==> flow/design.v <==
`default_nettype none
`timescale 1 ns / 1 ps
module ll_udp_skidbuffer #(
    parameter   REG_OUTPUT = 1,
    parameter   DATA_WIDTH = 64
)(
    input   wire                       i_clk,
    input   wire                       i_reset,
    input   wire                       i_valid,
    output  reg                        o_ready,    
    input   wire      [DATA_WIDTH-1:0] i_data,
	input   wire  [(DATA_WIDTH/8)-1:0] i_keep,
	input   wire                       i_last,
	input   wire                       i_user,
    output  reg                        o_valid,
	input   wire                       i_ready,
    output  reg       [DATA_WIDTH-1:0] o_data,
	output  reg   [(DATA_WIDTH/8)-1:0] o_keep,
	output  reg                        o_last,
	output  reg                        o_user
);
logic                      r_valid;
logic     [DATA_WIDTH-1:0] r_data;
logic [(DATA_WIDTH/8)-1:0] r_keep;
logic                      r_last;
logic                      r_user;
always_ff @(posedge i_clk) begin
    if (i_reset) begin
        r_valid <= 0;
    end
    else if ((i_valid && o_ready) && (o_valid && !i_ready)) begin
        r_valid <= 1;
    end
    else if (i_ready) begin
        r_valid <= 0;
    end
end
always_ff @(posedge i_clk) begin
    if (i_reset) begin
        r_data <= '0;
		r_keep <= '0;
		r_last <= 1'b0;
		r_user <= 1'b0;
	end
    else if((!REG_OUTPUT || i_valid) && o_ready) begin
        r_data <= i_data;
		r_keep <= i_keep;
		r_last <= i_last;
		r_user <= i_user;
    end
end
always_comb begin
    o_ready = !r_valid;
end
if (!REG_OUTPUT) begin : NET_OUTPUT
    always_comb begin
        o_valid = !i_reset && (i_valid || r_valid);
    end
    always_comb begin
        if (r_valid) begin
            o_data = r_data;
			o_keep = r_keep;
			o_last = r_last;
			o_user = r_user;
        end
        else if (i_valid) begin
            o_data = i_data;
			o_keep = i_keep;
			o_last = i_last;
			o_user = i_user;
        end
        else begin
            o_data = '0;
			o_keep = '0;
			o_last = 1'b0;
			o_user = 1'b0;
        end
    end
end
else begin : REG_OUT
    always @(posedge i_clk) begin
        if (i_reset) begin
            o_valid <= 0;
        end
        else if (!o_valid || i_ready) begin
            o_valid <= (i_valid || r_valid);
        end
    end
    always @(posedge i_clk) begin
        if (i_reset) begin
            o_data <= '0;
			o_keep <= '0;
			o_last <= 1'b0;
			o_user <= 1'b0;
        end
        else if (!o_valid || i_ready) begin
            if (r_valid) begin
                o_data <= r_data;
				o_keep <= r_keep;
				o_last <= r_last;
				o_user <= r_user;
            end
            else if (i_valid) begin
                o_data <= i_data;
				o_keep <= i_keep;
				o_last <= i_last;
				o_user <= i_user;
            end
            else begin
                o_data <= '0;
				o_keep <= '0;
				o_last <= 1'b0;
				o_user <= 1'b0;
            end
        end
    end
end
endmodule
`timescale 1 ns / 1 ps
module udp_ll_axis_reg_slice_64 (
  input  wire          aclk,
  input  wire          aresetn,
  input  wire          s_axis_tvalid,
  output wire          s_axis_tready,
  input  wire  [63:0]  s_axis_tdata,
  input  wire   [7:0]  s_axis_tkeep,
  input  wire          s_axis_tlast,
  input  wire          s_axis_tuser,
  output wire          m_axis_tvalid,
  input  wire          m_axis_tready,
  output wire  [63:0]  m_axis_tdata,
  output wire   [7:0]  m_axis_tkeep,
  output wire          m_axis_tlast,
  output wire          m_axis_tuser
);
ll_udp_skidbuffer #(
    .REG_OUTPUT (1),
    .DATA_WIDTH (64)
) slice_i (
    .i_clk   (aclk),
    .i_reset (!aresetn),
    .i_valid (s_axis_tvalid),
    .o_ready (s_axis_tready),
    .i_data  (s_axis_tdata),
    .i_keep  (s_axis_tkeep),
    .i_last  (s_axis_tlast),
    .i_user  (s_axis_tuser),
    .o_valid (m_axis_tvalid),
    .i_ready (m_axis_tready),
    .o_data  (m_axis_tdata),
    .o_keep  (m_axis_tkeep),
    .o_last  (m_axis_tlast),
    .o_user  (m_axis_tuser)
);
endmodule
module udp_ll_reg_slice_256 (
  input  wire          aclk,
  input  wire          aresetn,
  input  wire          s_axis_tvalid,
  output wire          s_axis_tready,
  input  wire [255:0]  s_axis_tdata,
  input  wire  [31:0]  s_axis_tkeep,
  input  wire          s_axis_tlast,
  input  wire          s_axis_tuser,
  output wire          m_axis_tvalid,
  input  wire          m_axis_tready,
  output wire [255:0]  m_axis_tdata,
  output wire  [31:0]  m_axis_tkeep,
  output wire          m_axis_tlast,
  output wire          m_axis_tuser
);
wire [79:0] used_q;
wire  [9:0] unused_keep;
wire        unused_last;
wire        unused_user;
ll_udp_skidbuffer #(
    .REG_OUTPUT (1),
    .DATA_WIDTH (80)
) slice_i (
    .i_clk   (aclk),
    .i_reset (!aresetn),
    .i_valid (s_axis_tvalid),
    .o_ready (s_axis_tready),
    .i_data  ({s_axis_tdata[80+:32], s_axis_tdata[0+:48]}),
    .i_keep  (10'd0),
    .i_last  (1'b0),
    .i_user  (1'b0),
    .o_valid (m_axis_tvalid),
    .i_ready (m_axis_tready),
    .o_data  (used_q),
    .o_keep  (unused_keep),
    .o_last  (unused_last),
    .o_user  (unused_user)
);
assign m_axis_tdata = {144'd0, used_q[48+:32], 32'd0, used_q[0+:48]};
assign m_axis_tkeep = 32'd0;
assign m_axis_tlast = 1'b0;
assign m_axis_tuser = 1'b0;
endmodule
`default_nettype none
`timescale 1 ns / 1 ps
module udp_tx (
    input  wire           ap_clk,
    input  wire           ap_rst_n,
    input  wire           s_axis_tx_data_tvalid,
    output logic          s_axis_tx_data_tready,
    input  wire   [63:0]  s_axis_tx_data_tdata,
    input  wire    [7:0]  s_axis_tx_data_tkeep,
    input  wire    [7:0]  s_axis_tx_data_tstrb,
    input  wire           s_axis_tx_data_tlast,
    input  wire           s_axis_tx_meta_tvalid,
    output wire           s_axis_tx_meta_tready,
    input  wire  [255:0]  s_axis_tx_meta_tdata,
    input  wire   [31:0]  s_axis_tx_meta_tkeep,
    input  wire   [31:0]  s_axis_tx_meta_tstrb,
    input  wire           s_axis_tx_meta_tlast,
    output logic          m_axis_iph_data_tvalid,
    input  wire           m_axis_iph_data_tready,
    output logic  [63:0]  m_axis_iph_data_tdata,
    output logic   [7:0]  m_axis_iph_data_tkeep,
    output logic          m_axis_iph_data_tlast,
    output logic          m_axis_iph_meta_tvalid,
    input  wire           m_axis_iph_meta_tready,
    output logic  [63:0]  m_axis_iph_meta_tdata,  
    output logic  [31:0]  datagrams_transmitted
);
typedef enum logic[1:0] {IDLE           = 2'b00,
                         WAIT_RDY       = 2'b01,
                         PROCESS_DATA   = 2'b10} udp_stateCoding_t;
udp_stateCoding_t state;
udp_stateCoding_t next_state;
logic             eof;
logic  [31:0]     dst_addr;
logic  [15:0]     dst_port;
logic  [31:0]     src_addr;
logic  [15:0]     src_port;
logic  [15:0]     length;
logic  [63:0]     store_header;
logic             axis_data_tvalid;
logic             axis_data_tready;
logic  [63:0]     axis_data_tdata;
logic   [7:0]     axis_data_tkeep;
logic             axis_data_tlast;
logic             axis_tx_meta_tready;
logic             axis_tx_meta_tvalid;
logic [255:0]     axis_tx_meta_tdata;
udp_ll_axis_reg_slice_64 tx_data_reg_slice (
  .aclk          (ap_clk),                  
  .aresetn       (ap_rst_n),             
  .s_axis_tvalid (s_axis_tx_data_tvalid), 
  .s_axis_tready (s_axis_tx_data_tready),
  .s_axis_tdata  (s_axis_tx_data_tdata),
  .s_axis_tkeep  (s_axis_tx_data_tkeep),
  .s_axis_tlast  (s_axis_tx_data_tlast),
  .s_axis_tuser  (1'b0),
  .m_axis_tvalid (axis_data_tvalid),
  .m_axis_tready (axis_data_tready),
  .m_axis_tdata  (axis_data_tdata),
  .m_axis_tkeep  (axis_data_tkeep),
  .m_axis_tlast  (axis_data_tlast),
  .m_axis_tuser  ()
);
udp_ll_reg_slice_256 tx_meta_reg_slice (
  .aclk          (ap_clk),                  
  .aresetn       (ap_rst_n),             
  .s_axis_tvalid (s_axis_tx_meta_tvalid), 
  .s_axis_tready (s_axis_tx_meta_tready),
  .s_axis_tdata  (s_axis_tx_meta_tdata),
  .s_axis_tkeep  (s_axis_tx_meta_tkeep),
  .s_axis_tlast  (s_axis_tx_meta_tlast),
  .s_axis_tuser  (1'b0),
  .m_axis_tvalid (axis_tx_meta_tvalid),
  .m_axis_tready (axis_tx_meta_tready),
  .m_axis_tdata  (axis_tx_meta_tdata),
  .m_axis_tkeep  (),
  .m_axis_tlast  (),
  .m_axis_tuser  ()
);
assign eof = axis_data_tlast && axis_data_tvalid && m_axis_iph_data_tready;
assign axis_tx_meta_tready = (state == IDLE) && m_axis_iph_meta_tready;
always_comb begin
    if (state == PROCESS_DATA) begin
        axis_data_tready = m_axis_iph_data_tready;
    end    
    else begin
        axis_data_tready = 1'b0;
    end
end
always_comb
begin
    next_state = state;
    case(state)
        IDLE: begin
            if (axis_tx_meta_tvalid && m_axis_iph_meta_tready) begin
                if (m_axis_iph_data_tready) begin
                    next_state = PROCESS_DATA;
                end
                else begin
                    next_state = WAIT_RDY;
                end
            end
        end
        WAIT_RDY: begin
            if ((store_header[32+:16] == 16'h0800) && m_axis_iph_data_tready) begin
                next_state = IDLE;
            end            
            else if (m_axis_iph_data_tready) begin
                next_state = PROCESS_DATA;
            end
        end
        PROCESS_DATA: begin
            if (eof) begin
                next_state = IDLE;
            end
        end        
        default : next_state  = IDLE;
    endcase
end
always_ff @(posedge ap_clk) begin
    if(!ap_rst_n) begin
        state <= IDLE;
    end
    else begin
        state <= next_state;
    end
end
assign dst_addr = axis_tx_meta_tdata[0+:32];
assign dst_port = {axis_tx_meta_tdata[32+:8], axis_tx_meta_tdata[40+:8]};
assign src_addr = axis_tx_meta_tdata[48+:32];
assign src_port = {axis_tx_meta_tdata[80+:8], axis_tx_meta_tdata[88+:8]};
assign length   = axis_tx_meta_tdata[96+:16] + 8;
assign m_axis_iph_meta_tdata  = {length, dst_addr};
assign m_axis_iph_meta_tvalid = axis_tx_meta_tvalid;
always_ff @(posedge ap_clk) begin
    if (axis_tx_meta_tvalid && (state == IDLE)) begin
        store_header <= {16'h0000, length[0+:8], length[8+:8], dst_port, src_port};
    end
end
always_comb
begin
    m_axis_iph_data_tdata = 32'd0;
    case (state)
        IDLE: begin
            m_axis_iph_data_tdata = {16'h0000, length[0+:8], length[8+:8], dst_port, src_port};            
        end
        WAIT_RDY: begin
            m_axis_iph_data_tdata = store_header;        
        end
        PROCESS_DATA: begin
            m_axis_iph_data_tdata = axis_data_tdata;
        end
        default: m_axis_iph_data_tdata = 32'd0;
    endcase
end
always_comb begin
    if (state == IDLE && next_state == IDLE) begin
        m_axis_iph_data_tvalid = 1'b0;
        m_axis_iph_data_tkeep  = '0;        
    end
    else if (state == IDLE && (next_state == WAIT_RDY || next_state == PROCESS_DATA)) begin
        m_axis_iph_data_tvalid = 1'b1;
        m_axis_iph_data_tkeep  = '1;
    end
    else if (state == WAIT_RDY) begin
        m_axis_iph_data_tvalid = 1'b1;
        m_axis_iph_data_tkeep  = '1;
    end   
    else begin
        m_axis_iph_data_tvalid = axis_data_tvalid;
        m_axis_iph_data_tkeep  = axis_data_tkeep;
    end
end
always_comb begin
    if (state != IDLE && next_state == IDLE) begin
        m_axis_iph_data_tlast = 1'b1;
    end
    else begin
        m_axis_iph_data_tlast = 1'b0;
    end
end
always_ff @(posedge ap_clk) begin
    if(!ap_rst_n) begin
        datagrams_transmitted <= 32'd0;
    end
    else if (state != IDLE && next_state == IDLE) begin
        datagrams_transmitted <= datagrams_transmitted + 1;
    end
end
endmodule
`default_nettype none
`timescale 1 ns / 1 ps
module tx_ipv4 (
    input  wire             ap_clk,
    input  wire             ap_rst_n,
    input  wire  [31:0]     local_ipv4_addr,
    input  wire   [7:0]     protocol,
    input  wire             s_axis_udp_tvalid,
    output logic            s_axis_udp_tready,
    input  wire  [63:0]     s_axis_udp_tdata,
    input  wire   [7:0]     s_axis_udp_tkeep,
    input  wire             s_axis_udp_tlast,
    input wire              udp_meta_valid,
    output logic            udp_meta_ready,
    input wire   [47:0]     udp_meta_data,
    output logic            m_axis_ip_data_tvalid,
    input  wire             m_axis_ip_data_tready,
    output logic [63:0]     m_axis_ip_data_tdata,
    output logic  [7:0]     m_axis_ip_data_tkeep,
    output logic            m_axis_ip_data_tuser,
    output logic            m_axis_ip_data_tlast
);
localparam VERSION = 4'h4;
localparam IHL = 4'h5;  
localparam TTL = 8'h40;
localparam HEADER_W0 = 0;
localparam HEADER_W1 = 1;
localparam HEADER_W2 = 2;
typedef enum logic[2:0] {IDLE            = 3'b000,
                         WAIT_RDY        = 3'b001,
                         IP_HEADER       = 3'b010,
                         PAYLOAD         = 3'b011,
                         LOAD_LAST       = 3'b100} ip_stateCoding_t;
ip_stateCoding_t state;
ip_stateCoding_t next_state;
logic            axis_data_tvalid;
logic            axis_data_tready;
logic   [63:0]   axis_data_tdata;
logic    [7:0]   axis_data_tkeep;
logic            axis_data_tlast;
logic            udp_tvalid_r;
logic    [1:0]   hdr_cnt;
logic    [1:0]   hdr_cnt_next;
logic   [15:0]   ip_length;
logic   [15:0]   ip_length_r;
logic   [31:0]   dst_ip_addr_mangled;
logic   [95:0]   shift_ip_payload;
logic   [11:0]   shift_ip_keep;
logic   [95:0]   next_shift_ip_payload;
logic   [11:0]   next_shift_ip_keep;  
logic            eof;
logic            sop;
udp_ll_axis_reg_slice_64 tx_ipv4_reg_slice (
  .aclk          (ap_clk),                  
  .aresetn       (ap_rst_n),             
  .s_axis_tvalid (axis_data_tvalid), 
  .s_axis_tready (axis_data_tready),
  .s_axis_tdata  (axis_data_tdata),
  .s_axis_tkeep  (axis_data_tkeep),
  .s_axis_tlast  (axis_data_tlast),
  .s_axis_tuser  (1'b0),
  .m_axis_tvalid (m_axis_ip_data_tvalid),
  .m_axis_tready (m_axis_ip_data_tready),
  .m_axis_tdata  (m_axis_ip_data_tdata),
  .m_axis_tkeep  (m_axis_ip_data_tkeep),
  .m_axis_tlast  (m_axis_ip_data_tlast),
  .m_axis_tuser  (m_axis_ip_data_tuser)
);
always_ff @(posedge ap_clk) begin
    if ((state == IDLE) || (next_state == IDLE)) begin
        udp_meta_ready <= 1'b1;
    end
    else begin
        udp_meta_ready <= 1'b0;
    end
end
assign eof = s_axis_udp_tlast && s_axis_udp_tvalid && axis_data_tready;
assign ip_length = udp_meta_data[32+:16] + 20;
always_ff @(posedge ap_clk) begin
    if (udp_meta_valid && (state == IDLE)) begin
        ip_length_r <= ip_length;
        dst_ip_addr_mangled <= {udp_meta_data[0+:8], udp_meta_data[8+:8], udp_meta_data[16+:8], udp_meta_data[24+:8]};
    end
end
assign sop = (hdr_cnt == HEADER_W2) && (hdr_cnt_next == 2'h3);
always_comb
begin
    next_state = state;
    case(state)
        IDLE: begin
            if (udp_meta_valid) begin
                if (axis_data_tready) begin
                    next_state = IP_HEADER;
                end
                else begin
                    next_state = WAIT_RDY;
                end
            end
        end
        WAIT_RDY: begin
            if (axis_data_tready) begin
                next_state = IP_HEADER;
            end      
        end
        IP_HEADER: begin
            if (hdr_cnt_next == 2'h3 && s_axis_udp_tvalid && axis_data_tready) begin
                if (s_axis_udp_tlast) begin
                    next_state = LOAD_LAST;
                end
                else begin
                    next_state = PAYLOAD;
                end
            end
        end
        PAYLOAD: begin
            if (eof) begin
                if (s_axis_udp_tkeep[4] == 0) begin
                    next_state = IDLE;
                end
                else begin
                    next_state = LOAD_LAST;
                end
            end
        end
        LOAD_LAST: begin
            if (axis_data_tready) begin
                next_state = IDLE;
            end                   
        end
    default : next_state  = IDLE;
  endcase         
end
always_ff @(posedge ap_clk) begin
    if(!ap_rst_n) begin
        state <= IDLE;
    end
    else begin
        state <= next_state;
    end
end
always_ff @(posedge ap_clk) begin
    case (next_state)
        IDLE: begin
            hdr_cnt <= 2'b00;
        end    
        IP_HEADER: begin
            if (axis_data_tvalid && axis_data_tready) begin
                hdr_cnt <= hdr_cnt_next;
            end
        end
        PAYLOAD: begin
            hdr_cnt <= 2'b11;
        end
        LOAD_LAST: begin
            hdr_cnt <= 2'b11;
        end        
        default: hdr_cnt <= 2'b00;
    endcase    
end
assign hdr_cnt_next = hdr_cnt + 'd1;
always_ff @(posedge ap_clk) begin
    if (sop) begin
        shift_ip_payload[64+:32] <= s_axis_udp_tdata[32+:32];
        shift_ip_keep[8+:4]      <= s_axis_udp_tkeep[4+:4];
        udp_tvalid_r     <= s_axis_udp_tvalid;
    end
    else if (s_axis_udp_tvalid && axis_data_tready) begin
        shift_ip_payload[64+:32] <= next_shift_ip_payload[64+:32];
        shift_ip_keep[8+:4]      <= next_shift_ip_keep[8+:4];
        udp_tvalid_r     <= 1'b1;
    end
end
assign next_shift_ip_payload = {s_axis_udp_tdata, shift_ip_payload[64+:32]};
assign next_shift_ip_keep    = {s_axis_udp_tkeep, shift_ip_keep[8+:4]};
always_comb begin
    axis_data_tdata   = 32'd0;
    axis_data_tkeep   = 4'h0;
    s_axis_udp_tready = 1'b0;
    axis_data_tvalid  = 1'b0;       
    case (state)
        IDLE: begin
            axis_data_tdata   = {32'h00000000, ip_length[0+:8], ip_length[8+:8], 8'h00, VERSION, IHL};
            axis_data_tkeep   = 8'hFF;
            s_axis_udp_tready = 1'b0;
            axis_data_tvalid  =  udp_meta_valid;           
        end
        WAIT_RDY: begin
            axis_data_tdata   = {32'h00000000, ip_length_r[0+:8], ip_length_r[8+:8], 8'h00, VERSION, IHL};
            axis_data_tkeep   = 8'hFF;
            s_axis_udp_tready = 1'b0;
            axis_data_tvalid  =  1'b1;              
        end
        IP_HEADER: begin
            case (hdr_cnt)
                HEADER_W1: begin
                    axis_data_tdata   = {local_ipv4_addr, 16'h0000, protocol, TTL};
                    axis_data_tkeep   = 8'hFF;
                    s_axis_udp_tready = 1'b0;
                    axis_data_tvalid  =  1'b1;
                end
                HEADER_W2: begin
                    axis_data_tdata = {s_axis_udp_tdata[0+:32], dst_ip_addr_mangled};
                    axis_data_tkeep[0+:4] = 4'hF;
                    axis_data_tkeep[4+:4] = s_axis_udp_tkeep[0+:4];
                    s_axis_udp_tready     = axis_data_tready; 
                    axis_data_tvalid      = s_axis_udp_tvalid;
                end
            endcase
        end
        PAYLOAD: begin
            axis_data_tdata   = next_shift_ip_payload[0+:64];
            axis_data_tkeep   = next_shift_ip_keep[0+:8];
            s_axis_udp_tready = axis_data_tready;
            axis_data_tvalid  = udp_tvalid_r && s_axis_udp_tvalid;  
        end
        LOAD_LAST: begin
            axis_data_tdata[0+:32]  = shift_ip_payload[64+:32];
            axis_data_tdata[32+:32] = 32'h00000000;
            axis_data_tkeep[0+:4]   = shift_ip_keep[8+:4];
            axis_data_tkeep[4+:4]   = 4'h0;
            s_axis_udp_tready       = 1'b0;  
            axis_data_tvalid        = udp_tvalid_r;  
        end        
        default: begin
            axis_data_tdata   = 32'd0;
            axis_data_tkeep   = 4'h0;
            s_axis_udp_tready = 1'b0;
            axis_data_tvalid  = 1'b0;          
        end
    endcase
end
assign axis_data_tlast = (state != IDLE) && (next_state == IDLE);
endmodule
`default_nettype none
`timescale 1 ns / 1 ps
module udp_ipv4_tx (
    input  wire             ap_clk,
    input  wire             ap_rst_n,
    input  wire  [31:0]     my_ip_addr,
    input  wire   [7:0]     ip_protocol,
    input  wire             s_axis_tx_meta_tvalid,
    output wire             s_axis_tx_meta_tready,
    input  wire [255:0]     s_axis_tx_meta_tdata,
    input  wire             s_axis_tx_data_tvalid,
    output wire             s_axis_tx_data_tready,
    input  wire  [63:0]     s_axis_tx_data_tdata,
    input  wire   [7:0]     s_axis_tx_data_tkeep,
    input  wire             s_axis_tx_data_tlast,
    output wire             m_axis_tx_data_tvalid,
    input  wire             m_axis_tx_data_tready,
    output wire   [63:0]    m_axis_tx_data_tdata,
    output wire    [7:0]    m_axis_tx_data_tkeep,
    output wire             m_axis_tx_data_tlast,
    output wire   [31:0]    datagrams_transmitted
);
wire            tx_udp2ip_data_tvalid;
wire            tx_udp2ip_data_tready;
wire [63:0]     tx_udp2ip_data_tdata;
wire  [7:0]     tx_udp2ip_data_tkeep;
wire            tx_udp2ip_data_tlast;
wire            tx_udp2ip_meta_tvalid;
wire [63:0]     tx_udp2ip_meta_tdata;
wire            tx_udp2ip_meta_tready;
udp_tx udp_tx_i (
    .ap_clk                       (ap_clk),
    .ap_rst_n                     (ap_rst_n),
    .s_axis_tx_data_tvalid        (s_axis_tx_data_tvalid),
    .s_axis_tx_data_tready        (s_axis_tx_data_tready),
    .s_axis_tx_data_tdata         (s_axis_tx_data_tdata),
    .s_axis_tx_data_tkeep         (s_axis_tx_data_tkeep),
    .s_axis_tx_data_tstrb         (8'h00),
    .s_axis_tx_data_tlast         (s_axis_tx_data_tlast),
    .s_axis_tx_meta_tvalid        (s_axis_tx_meta_tvalid),
    .s_axis_tx_meta_tready        (s_axis_tx_meta_tready),
    .s_axis_tx_meta_tdata         (s_axis_tx_meta_tdata),
    .s_axis_tx_meta_tkeep         (32'h00000000),
    .s_axis_tx_meta_tstrb         (32'h00000000),
    .s_axis_tx_meta_tlast         (1'b0),
    .m_axis_iph_data_tvalid       (tx_udp2ip_data_tvalid),
    .m_axis_iph_data_tready       (tx_udp2ip_data_tready),
    .m_axis_iph_data_tdata        (tx_udp2ip_data_tdata),
    .m_axis_iph_data_tkeep        (tx_udp2ip_data_tkeep),
    .m_axis_iph_data_tlast        (tx_udp2ip_data_tlast),
    .m_axis_iph_meta_tvalid       (tx_udp2ip_meta_tvalid),
    .m_axis_iph_meta_tready       (tx_udp2ip_meta_tready),
    .m_axis_iph_meta_tdata        (tx_udp2ip_meta_tdata),
    .datagrams_transmitted        (datagrams_transmitted)
);
tx_ipv4 tx_ipv4_i (
    .ap_clk                  (ap_clk),
    .ap_rst_n                (ap_rst_n),
    .local_ipv4_addr         (my_ip_addr),
    .protocol                (ip_protocol),
    .s_axis_udp_tvalid       (tx_udp2ip_data_tvalid),
    .s_axis_udp_tready       (tx_udp2ip_data_tready),
    .s_axis_udp_tdata        (tx_udp2ip_data_tdata),
    .s_axis_udp_tkeep        (tx_udp2ip_data_tkeep),
    .s_axis_udp_tlast        (tx_udp2ip_data_tlast),
    .udp_meta_valid          (tx_udp2ip_meta_tvalid),
    .udp_meta_ready          (tx_udp2ip_meta_tready),
    .udp_meta_data           (tx_udp2ip_meta_tdata[47:0]),
    .m_axis_ip_data_tvalid   (m_axis_tx_data_tvalid),
    .m_axis_ip_data_tready   (m_axis_tx_data_tready),
    .m_axis_ip_data_tdata    (m_axis_tx_data_tdata),
    .m_axis_ip_data_tkeep    (m_axis_tx_data_tkeep),
    .m_axis_ip_data_tuser    (),
    .m_axis_ip_data_tlast    (m_axis_tx_data_tlast)
);
endmodule
== From RTL to reports: udp_ipv4_tx ==
What the tools print for udp_ipv4_tx, step after step.
Lines are those of the file above, counted from 1.
Cell names lack the library's common part.
Not given: n/a

* Design top: udp_ipv4_tx
* Clock input: ap_clk
* Cell library: sky130hd
* Timing corner: tt_025C_1v80

== Word-level counts ==
Yosys after proc, flatten, opt, wreduce and memory -nomap, before mapping. Memory bits, and registers merged into a memory's read port (data or address), are not among the register bits. Print and check cells are not counted. Equal cells are merged and count once.

* Order comparisons: 0
* Shift operators: 0
* $add $sub $neg: 4
* Muxes and demuxes: 64
* Divide/modulo/power cells: 0
* Multiply operators: 0
* Eq/ne operators: 16
* Bitwise gates (word level): 0
* Reductions and logical operators: 58

{| class="wikitable"
|+ Operators with widths
! operator !! number
|-
| 2-to-1 mux 64 bit || 4
|-
| case mux 64 bit (select 3 bit) || 1
|-
| 2-to-1 mux 80 bit || 2
|-
| case mux 64 bit (select 2 bit) || 1
|-
| case mux 32 bit (select 4 bit) || 1
|-
| case mux 32 bit (select 2 bit) || 1
|-
| 2-to-1 mux 32 bit || 2
|-
| 2-to-1 mux 8 bit || 7
|-
| adder 32 x 1 -> 32 bit (second input constant) || 1
|-
| logical AND 1 bit || 27
|-
| case mux 4 bit (select 3 bit) || 2
|-
| 2-to-1 mux 3 bit || 7
|-
| 2-to-1 mux 1 bit || 19
|-
| equality test 16 x 12 -> 1 bit (second input constant) || 1
|-
| adder 16 x 4 -> 16 bit (second input constant) || 1
|-
| adder 16 x 5 -> 16 bit (second input constant) || 1
|-
| case mux 3 bit (select 5 bit) || 1
|-
| 2-to-1 mux 2 bit || 7
|-
| equality test 3 x 2 -> 1 bit (second input constant) || 4
|-
| 2-to-1 mux 4 bit || 3
|-
| nonzero test 2 bit || 5
|-
| logical NOT 1 bit || 9
|-
| logical OR 1 bit || 8
|-
| equality test 2 bit (second input constant) || 4
|-
| OR reduction 2 bit || 4
|-
| case mux 4 bit (select 2 bit) || 1
|-
| equality test 2 x 1 -> 1 bit (second input constant) || 3
|-
| equality test 3 bit (second input constant) || 2
|}

Not listed: further kinds 10, cells in them 13.

* Output and inout port bits: 108
* Bits in read-only memories: 0
* Word width x clocked read ports: 0
* Memory cells: 0
* RAM bits: 0
* Latch bits: 0
* Bits in registers: 631
* Word-level cells: 173
* Input port bits: 374

== Logic depth ==
Longest topological path by Yosys (ltp), each cell counted once; first at word level (registers and memories cut), then after technology mapping (sequential cells cut; the memories' decode and read muxes count).

* Word-level depth: 19
* ABC_AREA: 0
* Depth in mapped cells: 16
* Mapped depth without buffers: 14

== Mapped cells and area ==
Yosys stat after the flow's synthesis: flattened, memories mapped to cells. It holds for the ABC_AREA given above (unset counts as 0); a run with the other value may have another netlist.

{| class="wikitable"
|+ Cell types
! type !! number !! area in all (µm²)
|-
| dfxtp_1 || 496 || 9.93E+03
|-
| edfxtp_1 || 135 || 4.05E+03
|-
| nand2_1 || 585 || 2.2E+03
|-
| a21oi_1 || 380 || 1.9E+03
|-
| a311oi_1 || 161 || 1.41E+03
|-
| nor2_1 || 284 || 1.07E+03
|-
| o21ai_0 || 146 || 730.701
|-
| clkbuf_1 || 180 || 675.648
|-
| mux2i_1 || 47 || 470.451
|-
| a22oi_1 || 41 || 307.795
|-
| nor3b_1 || 33 || 247.738
|-
| xnor2_1 || 26 || 227.718
|-
| buf_2 || 36 || 180.173
|-
| xor2_1 || 17 || 148.893
|-
| and2_1 || 23 || 143.888
|-
| a222oi_1 || 14 || 140.134
|-
| nand3_1 || 24 || 120.115
|-
| a211oi_1 || 15 || 112.608
|}

Other cell types: 60; their cells: 199.

* Buffers: 231
* Cell area after synthesis: 0.025512 mm²
* Cells in the netlist: 2842
* Sequential area: 0.0139834 mm²
* Mapped flip-flops: 631

The figures by module come from a second, unflattened synthesis with its own total; it is not the netlist above.

* Cells (unflattened synthesis): 3190
* Area (unflattened synthesis): 0.0299675 mm²

Rows give one instance, submodules left out.

{| class="wikitable"
|+ By module
! module !! seq. area (mm²) !! times used !! area (mm²) !! cells
|-
| ll_udp_skidbuffer || 0.0030029 || 2 || 0.005947 || 661
|-
| ll_udp_skidbuffer || 0.0037236 || 1 || 0.0074697 || 819
|-
| udp_tx || 0.002122 || 1 || 0.0046307 || 504
|-
| tx_ipv4 || 0.0026926 || 1 || 0.0043779 || 330
|-
| udp_ll_reg_slice_256 || 0 || 1 || 0.001584 || 212
|-
| udp_ll_axis_reg_slice_64 || 0 || 2 || 0.0000038 || 1
|-
| udp_ipv4_tx || 0 || 1 || 0.0000038 || 1
|}

== Timing after synthesis ==
Path of least setup slack by OpenSTA after synthesis, without wires, with an ideal clock, recovery checks aside; 20% of the period is set as input and as output delay. Where synthesis merged equal registers, the netlist keeps one of their names.

* Path type: reg2reg
* From: register tx_ipv4_i.hdr_cnt[0]
* To: register tx_ipv4_i.hdr_cnt[0]
* Stages on the path: 15
* Arrival: 2883 ps
* Setup time: 269 ps
* Launch time at the first pin: 0 ps
* Path delay: 3152 ps
* Path buffers: 2
* Required time: 4731 ps
* Period: 5000 ps
* Slack: 1848 ps
* Synthesis period reached: 3152 ps

"path delay" is the arrival time less input delay plus setup time.
"stages on the path": output pins that drive a net of the path, with the launching flip-flop's if there is one; two outputs of one cell count as two.
"synthesis period reached" = period - worst setup slack (recovery checks aside). The figure is calculated, with input and output delays left at 20% of the set period.
The rows between start and end are the longest chain of elaborated cells between them; the timing report does not say that the signal goes this way. Where chains are equally long, one stands for them.
A line is the first line of the expression or statement that the cell stems from. Yosys adds cells for indexed reads and writes and turns some case tables into memories.
A register here has more assigning lines than the two given.
The path ends at the enable pin of a flip-flop; only ways to that pin are counted.

* Cells stage by stage: edfxtp_1 -> inv_1 -> ha_1 -> o21ai_0 -> nor2_1 -> nand3_1 -> a32oi_1 -> ha_1 -> or3b_2 -> o21ai_1 -> o32a_4 -> a21o_1 -> buf_6 -> buf_2 -> nand3_1
* Cells in the longest elaborated chain: 17
* Elaborated cells on any way between the ends: 41
* Those cells by class: add/sub: 1; eq/ne: 7; mux: 20; reduce/logical: 13

{| class="wikitable"
|+ RTL lines, path after synthesis
! item !! line !! text
|-
| start, declared || 431 || <nowiki>logic    [1:0]   hdr_cnt;</nowiki>
|-
| start, assigned || 533 || <nowiki>hdr_cnt <= 2'b00;</nowiki>
|-
| start, assigned || 537 || <nowiki>hdr_cnt <= hdr_cnt_next;</nowiki>
|-
| equality test 2 bit || 583 || <nowiki>case (hdr_cnt)</nowiki>
|-
| 2-to-1 mux 1 bit || 583 ||
|-
| case mux 1 bit (select 2 bit) || 569 || <nowiki>case (state)</nowiki>
|-
| logical AND 1 bit || 279 || <nowiki>assign eof = axis_data_tlast && axis_data_tvalid && m_axis_iph_data_tready;</nowiki>
|-
| 2-to-1 mux 2 bit || 312 || <nowiki>if (eof) begin</nowiki>
|-
| case mux 2 bit (select 3 bit) || 292 || <nowiki>case(state)</nowiki>
|-
| equality test 2 x 1 -> 1 bit || 360 || <nowiki>else if (state == IDLE && (next_state == WAIT_RDY || next_state == PROCESS_DATA)) begin</nowiki>
|-
| (+2 left out) || n/a ||
|-
| 2-to-1 mux 1 bit || 360 ||
|-
| 2-to-1 mux 1 bit || 356 || <nowiki>if (state == IDLE && next_state == IDLE) begin</nowiki>
|-
| logical AND 1 bit x2 || 466 || <nowiki>assign eof = s_axis_udp_tlast && s_axis_udp_tvalid && axis_data_tready;</nowiki>
|-
| 2-to-1 mux 3 bit || 505 || <nowiki>if (eof) begin</nowiki>
|-
| case mux 3 bit (select 5 bit) || 478 || <nowiki>case(state)</nowiki>
|-
| equality test 3 x 2 -> 1 bit || 531 || <nowiki>case (next_state)</nowiki>
|-
| != test 2 x 1 -> 1 bit || n/a ||
|-
| end, assigned || 533 ||
|-
| end, assigned || 537 ||
|-
| end, declared || 431 ||
|}

== Path in the finished layout ==
From the final timing report of run 1: the path of least setup slack in the routed layout; clock arrival at registers is part of the times.
The report prints the path's times to 10 ps; the period is as set.

* Path type: reg2reg
* From: register udp_tx_i.store_header[39]
* To: register tx_ipv4_i.tx_ipv4_reg_slice.slice_i.o_data[44]
* Stages on the path: 17
* Setup time: 120 ps
* Period: 3080 ps
* Launch time at the first pin: 610 ps
* Arrival: 3870 ps
* Required time: 3550 ps
* Path buffers: 3
* Slack: -320 ps

The rows between start and end are the longest chain of elaborated cells between them; the timing report does not say that the signal goes this way. Where chains are equally long, one stands for them.
A register here has more assigning lines than the two given.

* Cells stage by stage: edfxtp_1 -> nor4_1 -> buf_4 -> nand2_2 -> nor4_2 -> nand4b_1 -> a32oi_2 -> ha_4 -> or3b_4 -> o21ai_4 -> o32a_4 -> buf_6 -> nand2_8 -> clkbuf_16 -> nor3b_2 -> a21oi_1 -> a21oi_1
* Cells in the longest elaborated chain: 13
* Elaborated cells on any way between the ends: 17
* Those cells by class: eq/ne: 3; mux: 8; reduce/logical: 6

{| class="wikitable"
|+ RTL lines, path post-layout
! item !! line !! text
|-
| start, declared || 238 || <nowiki>logic  [63:0]     store_header;</nowiki>
|-
| start, assigned || 336 || <nowiki>store_header <= {16'h0000, length[0+:8], length[8+:8], dst_port, src_port};</nowiki>
|-
| equality test 16 x 12 -> 1 bit || 304 || <nowiki>if ((store_header[32+:16] == 16'h0800) && m_axis_iph_data_tready) begin</nowiki>
|-
| logical AND 1 bit || 304 ||
|-
| 2-to-1 mux 2 bit || 304 ||
|-
| case mux 2 bit (select 3 bit) || 292 || <nowiki>case(state)</nowiki>
|-
| equality test 2 x 1 -> 1 bit || 360 || <nowiki>else if (state == IDLE && (next_state == WAIT_RDY || next_state == PROCESS_DATA)) begin</nowiki>
|-
| logical OR 1 bit || 360 ||
|-
| logical AND 1 bit || 360 ||
|-
| 2-to-1 mux 1 bit || 360 ||
|-
| 2-to-1 mux 1 bit || 356 || <nowiki>if (state == IDLE && next_state == IDLE) begin</nowiki>
|-
| logical AND 1 bit || 603 || <nowiki>axis_data_tvalid  = udp_tvalid_r && s_axis_udp_tvalid;</nowiki>
|-
| case mux 1 bit (select 5 bit) || 569 || <nowiki>case (state)</nowiki>
|-
| 2-to-1 mux 64 bit || 103 || <nowiki>else if (i_valid) begin</nowiki>
|-
| 2-to-1 mux 64 bit || 97 || <nowiki>if (r_valid) begin</nowiki>
|-
| end, assigned || 98 || <nowiki>o_data <= r_data;</nowiki>
|-
| end, assigned || 104 || <nowiki>o_data <= i_data;</nowiki>
|-
| end, declared || 17 || <nowiki>output  reg       [DATA_WIDTH-1:0] o_data,</nowiki>
|}

==> runs of udp_ipv4_tx <==
Module udp_ipv4_tx, platform sky130hd: 4 stored runs of the flow (Yosys, OpenROAD) with differing settings, in no particular order. Input and output delays are each 20% of the period that was set; the output load is 0.01 pF.
"clock period achieved": clock period set for the run, less the worst setup slack. It is reckoned from that one timing run; input and output delays stay at 20% of the period that was set.
"critical path time": the worst setup path's part of the clock period (all of it between registers, 20% less for each end at a port) less its slack. A launch clock that arrives late makes it longer, a capture clock that arrives late makes it shorter.
By "total power after layout" is meant OpenSTA's value without simulated activity: inputs other than the clock are taken to toggle once in ten clock periods, and the tool carries that through the logic.
"critical path time" is given in steps of 10 ps.

=== Run 1 ===
{| class="wikitable"
! Setting !! Value
|-
| CELL_PAD_IN_SITES_DETAIL_PLACEMENT || 0
|-
| CELL_PAD_IN_SITES_GLOBAL_PLACEMENT || 2
|-
| CORE_ASPECT_RATIO || 1.24
|-
| CORE_UTILIZATION || 34
|-
| CTS_CLUSTER_DIAMETER || 292
|-
| MAX_ROUTING_LAYER || met5
|-
| MIN_ROUTING_LAYER || met1
|-
| PLACE_DENSITY_LB_ADDON || 0.26
|-
| period_ns || 3.08
|-
| CAP_MARGIN || 20
|-
| CORE_MARGIN || 2
|-
| SLEW_MARGIN || 20
|-
! Result !! Value
|-
| Chip area in the Yosys report || 0.025512 mm²
|-
| Total die area || 0.0772544 mm²
|-
| Area of the standard cells in the finished layout || 0.034418 mm²
|-
| Utilization in the final report || 0.464
|-
| Setup slack of the critical path || -318 ps
|-
| Setup TNS || -37776 ps
|-
| Lowest hold slack || 432 ps
|-
| Total power after layout || 22.206 mW
|-
| Clock period achieved || 3398 ps
|-
| Critical path time || 3400 ps
|-
| Type of the worst setup path || reg2reg
|}

=== Run 2 ===
{| class="wikitable"
! Setting !! Value
|-
| ABC_AREA || 1
|-
| CAP_MARGIN || 15
|-
| CELL_PAD_IN_SITES_DETAIL_PLACEMENT || 0
|-
| CELL_PAD_IN_SITES_GLOBAL_PLACEMENT || 2
|-
| CORE_ASPECT_RATIO || 1.24
|-
| CORE_UTILIZATION || 71
|-
| CTS_CLUSTER_DIAMETER || 215
|-
| MAX_ROUTING_LAYER || met4
|-
| MIN_ROUTING_LAYER || met1
|-
| PLACE_DENSITY_LB_ADDON || 0.26
|-
| period_ns || 3.08
|-
| CORE_MARGIN || 2
|-
| SLEW_MARGIN || 20
|}
Stopped before the end: placement reported FLW-0024.

=== Run 3 ===
{| class="wikitable"
! Setting !! Value
|-
| CORE_UTILIZATION || 27
|-
| PLACE_DENSITY || 0.6
|-
| period_ns || 4.33
|-
| CAP_MARGIN || 20
|-
| CORE_MARGIN || 2
|-
| SLEW_MARGIN || 20
|-
! Result !! Value
|-
| Chip area in the Yosys report || 0.025512 mm²
|-
| Total die area || 0.0969637 mm²
|-
| Area of the standard cells in the finished layout || 0.0321571 mm²
|-
| Utilization in the final report || 0.344
|-
| Setup slack of the critical path || 362 ps
|-
| Setup TNS || 0 ps
|-
| Lowest hold slack || 430 ps
|-
| Total power after layout || 15.319 mW
|-
| Clock period achieved || 3968 ps
|-
| Critical path time || 3970 ps
|-
| Type of the worst setup path || reg2reg
|}

=== Run 4 ===
{| class="wikitable"
! Setting !! Value
|-
| CORE_UTILIZATION || 40
|-
| PLACE_DENSITY || 0.6
|-
| period_ns || 5.0
|-
| CAP_MARGIN || 20
|-
| CORE_MARGIN || 2
|-
| SLEW_MARGIN || 20
|-
! Result !! Value
|-
| Chip area in the Yosys report || 0.025512 mm²
|-
| Total die area || 0.0658153 mm²
|-
| Area of the standard cells in the finished layout || 0.0313976 mm²
|-
| Utilization in the final report || 0.498
|-
| Setup slack of the critical path || 775 ps
|-
| Setup TNS || 0 ps
|-
| Lowest hold slack || 432 ps
|-
| Total power after layout || 12.947 mW
|-
| Clock period achieved || 4225 ps
|-
| Critical path time || 4230 ps
|-
| Type of the worst setup path || reg2reg
|}
